==> flow/design.v <==
module ALU(
  input         clock,
                reset,
                io_flush_valid,
                io_FU_input_valid,
  input  [6:0]  io_FU_input_bits_decoded_instruction_PRD,
  input         io_FU_input_bits_decoded_instruction_RD_valid,
  input  [20:0] io_FU_input_bits_decoded_instruction_IMM,
  input  [2:0]  io_FU_input_bits_decoded_instruction_FUNCT3,
  input  [1:0]  io_FU_input_bits_decoded_instruction_packet_index,
  input  [5:0]  io_FU_input_bits_decoded_instruction_ROB_index,
  input  [3:0]  io_FU_input_bits_decoded_instruction_MOB_index,
  input  [4:0]  io_FU_input_bits_decoded_instruction_instructionType,
  input         io_FU_input_bits_decoded_instruction_needs_ALU,
                io_FU_input_bits_decoded_instruction_needs_branch_unit,
                io_FU_input_bits_decoded_instruction_SUBTRACT,
                io_FU_input_bits_decoded_instruction_MULTIPLY,
                io_FU_input_bits_decoded_instruction_FENCE,
                io_FU_input_bits_decoded_instruction_IS_IMM,
  input  [31:0] io_FU_input_bits_RS1_data,
                io_FU_input_bits_RS2_data,
                io_FU_input_bits_fetch_PC,
  output        io_FU_output_valid,
  output [6:0]  io_FU_output_bits_PRD,
  output [31:0] io_FU_output_bits_RD_data,
  output        io_FU_output_bits_RD_valid,
  output [31:0] io_FU_output_bits_fetch_PC,
  output [3:0]  io_FU_output_bits_MOB_index,
  output [5:0]  io_FU_output_bits_ROB_index,
  output [1:0]  io_FU_output_bits_fetch_packet_index
);
  wire [31:0] RS1_signed = io_FU_input_bits_RS1_data;
  wire [31:0] RS1_unsigned = io_FU_input_bits_RS1_data;
  wire [31:0] instruction_PC =
    io_FU_input_bits_fetch_PC
    + {28'h0, io_FU_input_bits_decoded_instruction_packet_index, 2'h0};
  reg  [31:0] arithmetic_result;
  wire [31:0] IMM_signed =
    {{19{io_FU_input_bits_decoded_instruction_IMM[12]}},
     io_FU_input_bits_decoded_instruction_IMM[12:0]};
  wire [31:0] operand2_unsigned =
    io_FU_input_bits_decoded_instruction_IS_IMM ? IMM_signed : io_FU_input_bits_RS2_data;
  wire [4:0]  shamt = operand2_unsigned[4:0];
  wire        _REMU_T = io_FU_input_bits_decoded_instruction_instructionType == 5'hC;
  wire        _SLTU_T_1 = io_FU_input_bits_decoded_instruction_instructionType == 5'h4;
  wire        _BEQ_T = io_FU_input_bits_decoded_instruction_FUNCT3 == 3'h0;
  wire        ADD =
    (_REMU_T | _SLTU_T_1) & _BEQ_T & ~io_FU_input_bits_decoded_instruction_MULTIPLY
    & ~io_FU_input_bits_decoded_instruction_SUBTRACT;
  wire        SUB =
    (_REMU_T | _SLTU_T_1) & _BEQ_T & ~io_FU_input_bits_decoded_instruction_MULTIPLY
    & io_FU_input_bits_decoded_instruction_SUBTRACT;
  wire        SLL =
    (_REMU_T | _SLTU_T_1) & io_FU_input_bits_decoded_instruction_FUNCT3 == 3'h1
    & ~io_FU_input_bits_decoded_instruction_MULTIPLY;
  wire        _BGE_T = io_FU_input_bits_decoded_instruction_FUNCT3 == 3'h5;
  wire        SRL =
    (_REMU_T | _SLTU_T_1) & _BGE_T & ~io_FU_input_bits_decoded_instruction_MULTIPLY
    & ~io_FU_input_bits_decoded_instruction_SUBTRACT;
  wire        SRA =
    (_REMU_T | _SLTU_T_1) & _BGE_T & ~io_FU_input_bits_decoded_instruction_MULTIPLY
    & io_FU_input_bits_decoded_instruction_SUBTRACT;
  wire        AUIPC =
    io_FU_input_bits_decoded_instruction_instructionType == 5'h5
    & ~io_FU_input_bits_decoded_instruction_MULTIPLY;
  wire        ALU_input_valid =
    io_FU_input_valid & io_FU_input_bits_decoded_instruction_needs_ALU;
  wire        branch_unit_input_valid =
    io_FU_input_valid & io_FU_input_bits_decoded_instruction_needs_branch_unit;
  wire        mult_unit_input_valid =
    io_FU_input_valid & io_FU_input_bits_decoded_instruction_MULTIPLY;
  reg         io_FU_output_valid_REG;
  wire [31:0] add_result = RS1_unsigned + operand2_unsigned;
  wire [31:0] sub_result = RS1_unsigned - operand2_unsigned;
  wire [31:0] _GEN = {27'h0, shamt};
  wire [31:0] sra_result = $signed($signed(RS1_signed) >>> _GEN);
  wire [62:0] _sll_result_T = {31'h0, RS1_unsigned} << shamt;
  reg  [31:0] io_FU_output_bits_fetch_PC_REG;
  reg  [1:0]  io_FU_output_bits_fetch_packet_index_REG;
  reg  [6:0]  io_FU_output_bits_PRD_REG;
  reg         io_FU_output_bits_RD_valid_REG;
  reg  [3:0]  io_FU_output_bits_MOB_index_REG;
  reg  [5:0]  io_FU_output_bits_ROB_index_REG;
  always @(posedge clock) begin
    if (reset)
      arithmetic_result <= 32'h0;
    else begin
      arithmetic_result <=
        ADD
          ? add_result
          : SUB
              ? sub_result
              : (_REMU_T | _SLTU_T_1)
                & io_FU_input_bits_decoded_instruction_FUNCT3 == 3'h4
                & ~io_FU_input_bits_decoded_instruction_MULTIPLY
                  ? RS1_unsigned ^ operand2_unsigned
                  : (_REMU_T | _SLTU_T_1)
                    & io_FU_input_bits_decoded_instruction_FUNCT3 == 3'h6
                    & ~io_FU_input_bits_decoded_instruction_MULTIPLY
                      ? RS1_unsigned | operand2_unsigned
                      : (_REMU_T | _SLTU_T_1)
                        & (&io_FU_input_bits_decoded_instruction_FUNCT3)
                        & ~io_FU_input_bits_decoded_instruction_MULTIPLY
                          ? RS1_unsigned & operand2_unsigned
                          : SLL
                              ? _sll_result_T[31:0]
                              : SRL
                                  ? RS1_unsigned >> _GEN
                                  : SRA
                                      ? sra_result
                                      : (_REMU_T | _SLTU_T_1)
                                        & io_FU_input_bits_decoded_instruction_FUNCT3 == 3'h2
                                        & ~io_FU_input_bits_decoded_instruction_MULTIPLY
                                          ? {31'h0,
                                             $signed(RS1_signed) < $signed(io_FU_input_bits_decoded_instruction_IS_IMM
                                                                             ? IMM_signed
                                                                             : io_FU_input_bits_RS2_data)}
                                          : (_REMU_T | _SLTU_T_1)
                                            & io_FU_input_bits_decoded_instruction_FUNCT3 == 3'h3
                                            & ~io_FU_input_bits_decoded_instruction_MULTIPLY
                                              ? {31'h0, RS1_unsigned < operand2_unsigned}
                                              : io_FU_input_bits_decoded_instruction_instructionType == 5'hD
                                                & ~io_FU_input_bits_decoded_instruction_MULTIPLY
                                                  ? {io_FU_input_bits_decoded_instruction_IMM[19:0],
                                                     12'h0}
                                                  : 32'h0;
    end
    io_FU_output_valid_REG <=
      ALU_input_valid & ~io_flush_valid | io_FU_input_bits_decoded_instruction_FENCE;
    io_FU_output_bits_fetch_PC_REG <= io_FU_input_bits_fetch_PC;
    io_FU_output_bits_fetch_packet_index_REG <=
      io_FU_input_bits_decoded_instruction_packet_index;
    io_FU_output_bits_PRD_REG <= io_FU_input_bits_decoded_instruction_PRD;
    io_FU_output_bits_RD_valid_REG <= io_FU_input_bits_decoded_instruction_RD_valid;
    io_FU_output_bits_MOB_index_REG <= io_FU_input_bits_decoded_instruction_MOB_index;
    io_FU_output_bits_ROB_index_REG <= io_FU_input_bits_decoded_instruction_ROB_index;
  end  
  assign io_FU_output_valid = io_FU_output_valid_REG & ~io_flush_valid;
  assign io_FU_output_bits_PRD = io_FU_output_bits_PRD_REG;
  assign io_FU_output_bits_RD_data = arithmetic_result;
  assign io_FU_output_bits_RD_valid = io_FU_output_bits_RD_valid_REG;
  assign io_FU_output_bits_fetch_PC = io_FU_output_bits_fetch_PC_REG;
  assign io_FU_output_bits_MOB_index = io_FU_output_bits_MOB_index_REG;
  assign io_FU_output_bits_ROB_index = io_FU_output_bits_ROB_index_REG;
  assign io_FU_output_bits_fetch_packet_index = io_FU_output_bits_fetch_packet_index_REG;
endmodule
From RTL to reports: ALU
The steps from the RTL of ALU to its reports follow in flow order. Line numbers count from 1 in the design file above. Operators: Yosys type, input widths -> output width; for muxes data width and select width s. Library cell names are shortened. A cell with n/a has no value.

Top module: ALU. Clock input: clock. Standard-cell library: sky130hd. Corner: tt_025C_1v80.

After elaboration
Source: Yosys, flattened and elaborated, memories not mapped. Widths are those after wreduce; folded enables and synchronous resets count as part of the registers. Registers that Yosys merges into a memory's read port (data or address) are not register bits. Print and check cells do not count.

For output and inout port bits the number is 85. For register bits after elaboration the number is 85.

The entry for shift-type cells reads 3. Equality and inequality tests: 9. The entry for bitwise logic cells reads 32. The figure for reduce/logical cells is 2. Add/subtract/negate cells: 2. Order comparisons: 2. Under mux-type cells stands 12.

Operators by type and width (number): $mux 32 (12); $lt 32x32->1 (2); $add 32x32->32 (1); $sub 32x32->32 (1); $and 32x32->32 (1); $or 32x32->32 (1); $xor 32x32->32 (1); $shl 32x5->32 (1); $shr 32x5->32 (1); $sshr 32x5->32 (1); $and 1x1->1 (24); $eq 5x4->1 const B (2); $eq 3x3->1 const B (3); $eq 3x2->1 const B (2); $eq 5x3->1 const B (1); $not 1->1 (3); $eq 3x1->1 const B (1); $logic_not 3->1 (1); $reduce_and 3->1 (1); $or 1x1->1 (2).

Longest topological paths
Longest topological path by Yosys (ltp), each cell counted once; first at word level (registers and memories cut), then after technology mapping (sequential cells cut; the memories' decode and read muxes count).

Depth in word-level cells: 14. The entry for ABC_AREA reads 0. The figure for gate-level depth with buffers is 19. Gate-level depth less buffers: 15.

Synthesis result
The flow's flattened synthesis, as Yosys stat reports it; memories are mapped. The netlist is that of the ABC_AREA named above (0 if unset); the other value can give another one. The area totals of this step are shown rounded.

Flip-flops: 85. For sequential part of the area the number is 1700 sq um. For mapped cells the number is 1513. For buffer cells the number is 108. Mapped area: 11100 sq um.

Cell types: dfxtp_1 (number 85, total area 1.7E+03 sq um); ha_1 (number 97, total area 1.21E+03 sq um); mux4_2 (number 34, total area 765.734 sq um); mux2i_1 (number 75, total area 750.72 sq um); a21oi_1 (number 142, total area 710.682 sq um); nand2_1 (number 171, total area 641.866 sq um); nor2_1 (number 162, total area 608.083 sq um); inv_1 (number 92, total area 345.331 sq um); o21ai_0 (number 67, total area 335.322 sq um); a211oi_1 (number 40, total area 300.288 sq um); clkbuf_1 (number 59, total area 221.462 sq um); a221oi_1 (number 20, total area 175.168 sq um); nand3_1 (number 35, total area 175.168 sq um); a31oi_1 (number 27, total area 168.912 sq um); xnor2_1 (number 19, total area 166.41 sq um); o211ai_1 (number 22, total area 165.158 sq um); buf_2 (number 32, total area 160.154 sq um); a21o_1 (number 21, total area 157.651 sq um).

Other cell types: 64; their cells: 313.

Path before layout
OpenSTA on the mapped netlist: ideal clock, no wires. The path of least setup slack (recovery checks aside). Input and output delay are each 20% of the period. Register names are those of the netlist, which keeps one name where synthesis merged equal registers.

Kind: input port to flip-flop. Start: input io_FU_input_bits_decoded_instruction_IS_IMM. End: register arithmetic_result[31]. For library setup time the number is 0.087 ns. Driving pins on the path: 17. For delay of the path the number is 3.839 ns. The figure for external input delay is 1.200 ns. The figure for slack is 0.961 ns. The figure for data arrival time is 4.952 ns. The figure for clock period is 6.0 ns. The entry for period reached after synthesis reads 5.039 ns.

"delay of the path" = arrival - input delay + setup time. "driving pins on the path" counts driving pins, that of a launching flip-flop among them; a cell with two outputs on the path counts twice. "period reached after synthesis" = period - worst setup slack (recovery checks aside). The figure is calculated, with input and output delays left at 20% of the set period.

Cell sequence: buf_6 > buf_2 > mux2i_1 > clkbuf_1 > clkbuf_1 > ha_1 > buf_2 > o21ai_0 > o21a_1 > or4_1 > a21oi_1 > o221ai_1 > a31oi_1 > nor3b_1 > o21ai_0 > a41o_1 > o31ai_1.

RTL lines, path after synthesis: start: declaration (line 19) `io_FU_input_bits_decoded_instruction_IS_IMM,`; end: assignment (line 86) `arithmetic_result <= 32'h0;`; end: assignment (line 88) `arithmetic_result <=`; end: declaration (line 37) `reg  [31:0] arithmetic_result;`.

Chain of elaborated cells between the ends: none given.

Timing after layout
From the final timing report of record 1: the path of least setup slack in the routed layout; clock arrival at registers is part of the times.

Kind: input port to flip-flop. Start: input io_FU_input_bits_decoded_instruction_IMM[2]. End: register arithmetic_result[31]. The figure for external input delay is 1.73 ns. For library setup time the number is 0.11 ns. The figure for data arrival time is 7.83 ns. Driving pins on the path: 17. The figure for clock period is 8.65 ns. The figure for slack is 1.07 ns.

Cell sequence: clkdlybuf4s50_1 > mux2i_4 > inv_2 > buf_1 > clkbuf_1 > clkbuf_1 > ha_1 > o21ai_0 > o21a_1 > or4_1 > a21oi_1 > o221ai_1 > a31oi_1 > nor3b_1 > o21ai_0 > a41o_1 > o31ai_1.

RTL lines, path post-layout: start: declaration (line 8) `input  [20:0] io_FU_input_bits_decoded_instruction_IMM,`; end: assignment (line 86) `arithmetic_result <= 32'h0;`; end: assignment (line 88) `arithmetic_result <=`; end: declaration (line 37) `reg  [31:0] arithmetic_result;`.

Chain of elaborated cells between the ends: none given.

Hand-over note for ALU

ALU through Yosys and OpenROAD on sky130hd: 3 stored runs, unordered, with their settings and measured results. The constraints put input and output delay at 20% of the set period each and load the outputs with 0.01 pF. "clock period reached" is the run's clock period less its worst setup slack. It is reckoned from that one timing run; input and output delays stay at 20% of the period that was set. "critical path time" means the part of the period allowed to the worst setup path (the constraints hold back 20% at inputs and 20% at outputs) less its slack; where the path has registers, the arrival times of their clocks count too. By "total design power" is meant OpenSTA's value without simulated activity: inputs other than the clock are taken to toggle once in ten clock periods, and the tool carries that through the logic. Measured values are rounded.

Files of record 1:
==> flow/run.sh <==
#!/bin/bash
# the make line also repeats the synthesis and layout settings of config.mk as NAME=value (left out here)
make -C /OpenROAD-flow-scripts/flow DESIGN_CONFIG=/design/flow/config.mk WORK_HOME=/design/flow/orfs CLKGATE_MAP_FILE= finish
==> flow/config.mk <==
export PLATFORM = sky130hd
export DESIGN_NAME = ALU
export DESIGN_NICKNAME = ALU
export VERILOG_FILES = /design/flow/design.v
export SDC_FILE = /design/flow/constraint.sdc
export NUM_CORES = 4
export LEC_CHECK = 0
export CAP_MARGIN = 20
export CORE_MARGIN = 2
export CORE_UTILIZATION = 43
export CTS_CLUSTER_DIAMETER = 371
export CTS_CLUSTER_SIZE = 84
export GPL_ROUTABILITY_DRIVEN = 0
export GPL_TIMING_DRIVEN = 0
export MIN_ROUTING_LAYER = met1
export SETUP_SLACK_MARGIN = -0.07
export SLEW_MARGIN = 15
export TNS_END_PERCENT = 20
==> flow/constraint.sdc <==
create_clock -name core_clock -period 8.65 [get_ports {clock}]
set_input_delay 1.7300 -clock core_clock [delete_from_list [all_inputs] [get_ports {clock}]]
set_output_delay 1.7300 -clock core_clock [all_outputs]
set_load 0.01 [all_outputs]

Results of record 1. The netlist area reported by Yosys is 11100 sq um. The total die area reads 27200 sq um. For the standard-cell area after routing the run shows 14200 sq um. The final utilization is 56.0%. The worst setup slack after layout comes to 1.07 ns. The post-route setup TNS reads 0.000 ns. The measured final worst hold slack is 1.81 ns. The total design power is 1670 uW. The clock period reached is 7.585 ns. The critical path time stands at 5.85 ns. Class of the worst setup path: input port to flip-flop.

Files of record 2:
==> flow/run.sh <==
#!/bin/bash
# the make line also repeats the synthesis and layout settings of config.mk as NAME=value (left out here)
make -C /OpenROAD-flow-scripts/flow DESIGN_CONFIG=/design/flow/config.mk WORK_HOME=/design/flow/orfs CLKGATE_MAP_FILE= finish
==> flow/config.mk <==
export PLATFORM = sky130hd
export DESIGN_NAME = ALU
export DESIGN_NICKNAME = ALU
export VERILOG_FILES = /design/flow/design.v
export SDC_FILE = /design/flow/constraint.sdc
export NUM_CORES = 4
export LEC_CHECK = 0
export CAP_MARGIN = 0
export CELL_PAD_IN_SITES_GLOBAL_PLACEMENT = 2
export CORE_MARGIN = 2
export CORE_UTILIZATION = 39
export CTS_CLUSTER_DIAMETER = 103
export CTS_CLUSTER_SIZE = 57
export GPL_ROUTABILITY_DRIVEN = 0
export GPL_TIMING_DRIVEN = 0
export HOLD_SLACK_MARGIN = 0.19
export MIN_ROUTING_LAYER = met2
export SLEW_MARGIN = 20
==> flow/constraint.sdc <==
create_clock -name core_clock -period 6.0 [get_ports {clock}]
set_input_delay 1.2000 -clock core_clock [delete_from_list [all_inputs] [get_ports {clock}]]
set_output_delay 1.2000 -clock core_clock [all_outputs]
set_load 0.01 [all_outputs]

Outcome of record 2: did not finish, routing stopped with GRT-0116.

Files of record 3:
==> flow/run.sh <==
#!/bin/bash
# the make line also repeats the synthesis and layout settings of config.mk as NAME=value (left out here)
make -C /OpenROAD-flow-scripts/flow DESIGN_CONFIG=/design/flow/config.mk WORK_HOME=/design/flow/orfs CLKGATE_MAP_FILE= finish
==> flow/config.mk <==
export PLATFORM = sky130hd
export DESIGN_NAME = ALU
export DESIGN_NICKNAME = ALU
export VERILOG_FILES = /design/flow/design.v
export SDC_FILE = /design/flow/constraint.sdc
export NUM_CORES = 4
export LEC_CHECK = 0
export ABC_AREA = 1
export CAP_MARGIN = 0
export CELL_PAD_IN_SITES_DETAIL_PLACEMENT = 2
export CORE_ASPECT_RATIO = 0.91
export CORE_MARGIN = 4
export CORE_UTILIZATION = 62
export GPL_ROUTABILITY_DRIVEN = 0
export MAX_ROUTING_LAYER = met4
export MIN_ROUTING_LAYER = met1
export PLACE_DENSITY_LB_ADDON = 0.06
export SETUP_SLACK_MARGIN = 0.74
export SLEW_MARGIN = 20
==> flow/constraint.sdc <==
create_clock -name core_clock -period 4.79 [get_ports {clock}]
set_input_delay 0.9580 -clock core_clock [delete_from_list [all_inputs] [get_ports {clock}]]
set_output_delay 0.9580 -clock core_clock [all_outputs]
set_load 0.01 [all_outputs]

Outcome of record 3: did not finish, placement stopped with DPL-0033.

End of note.
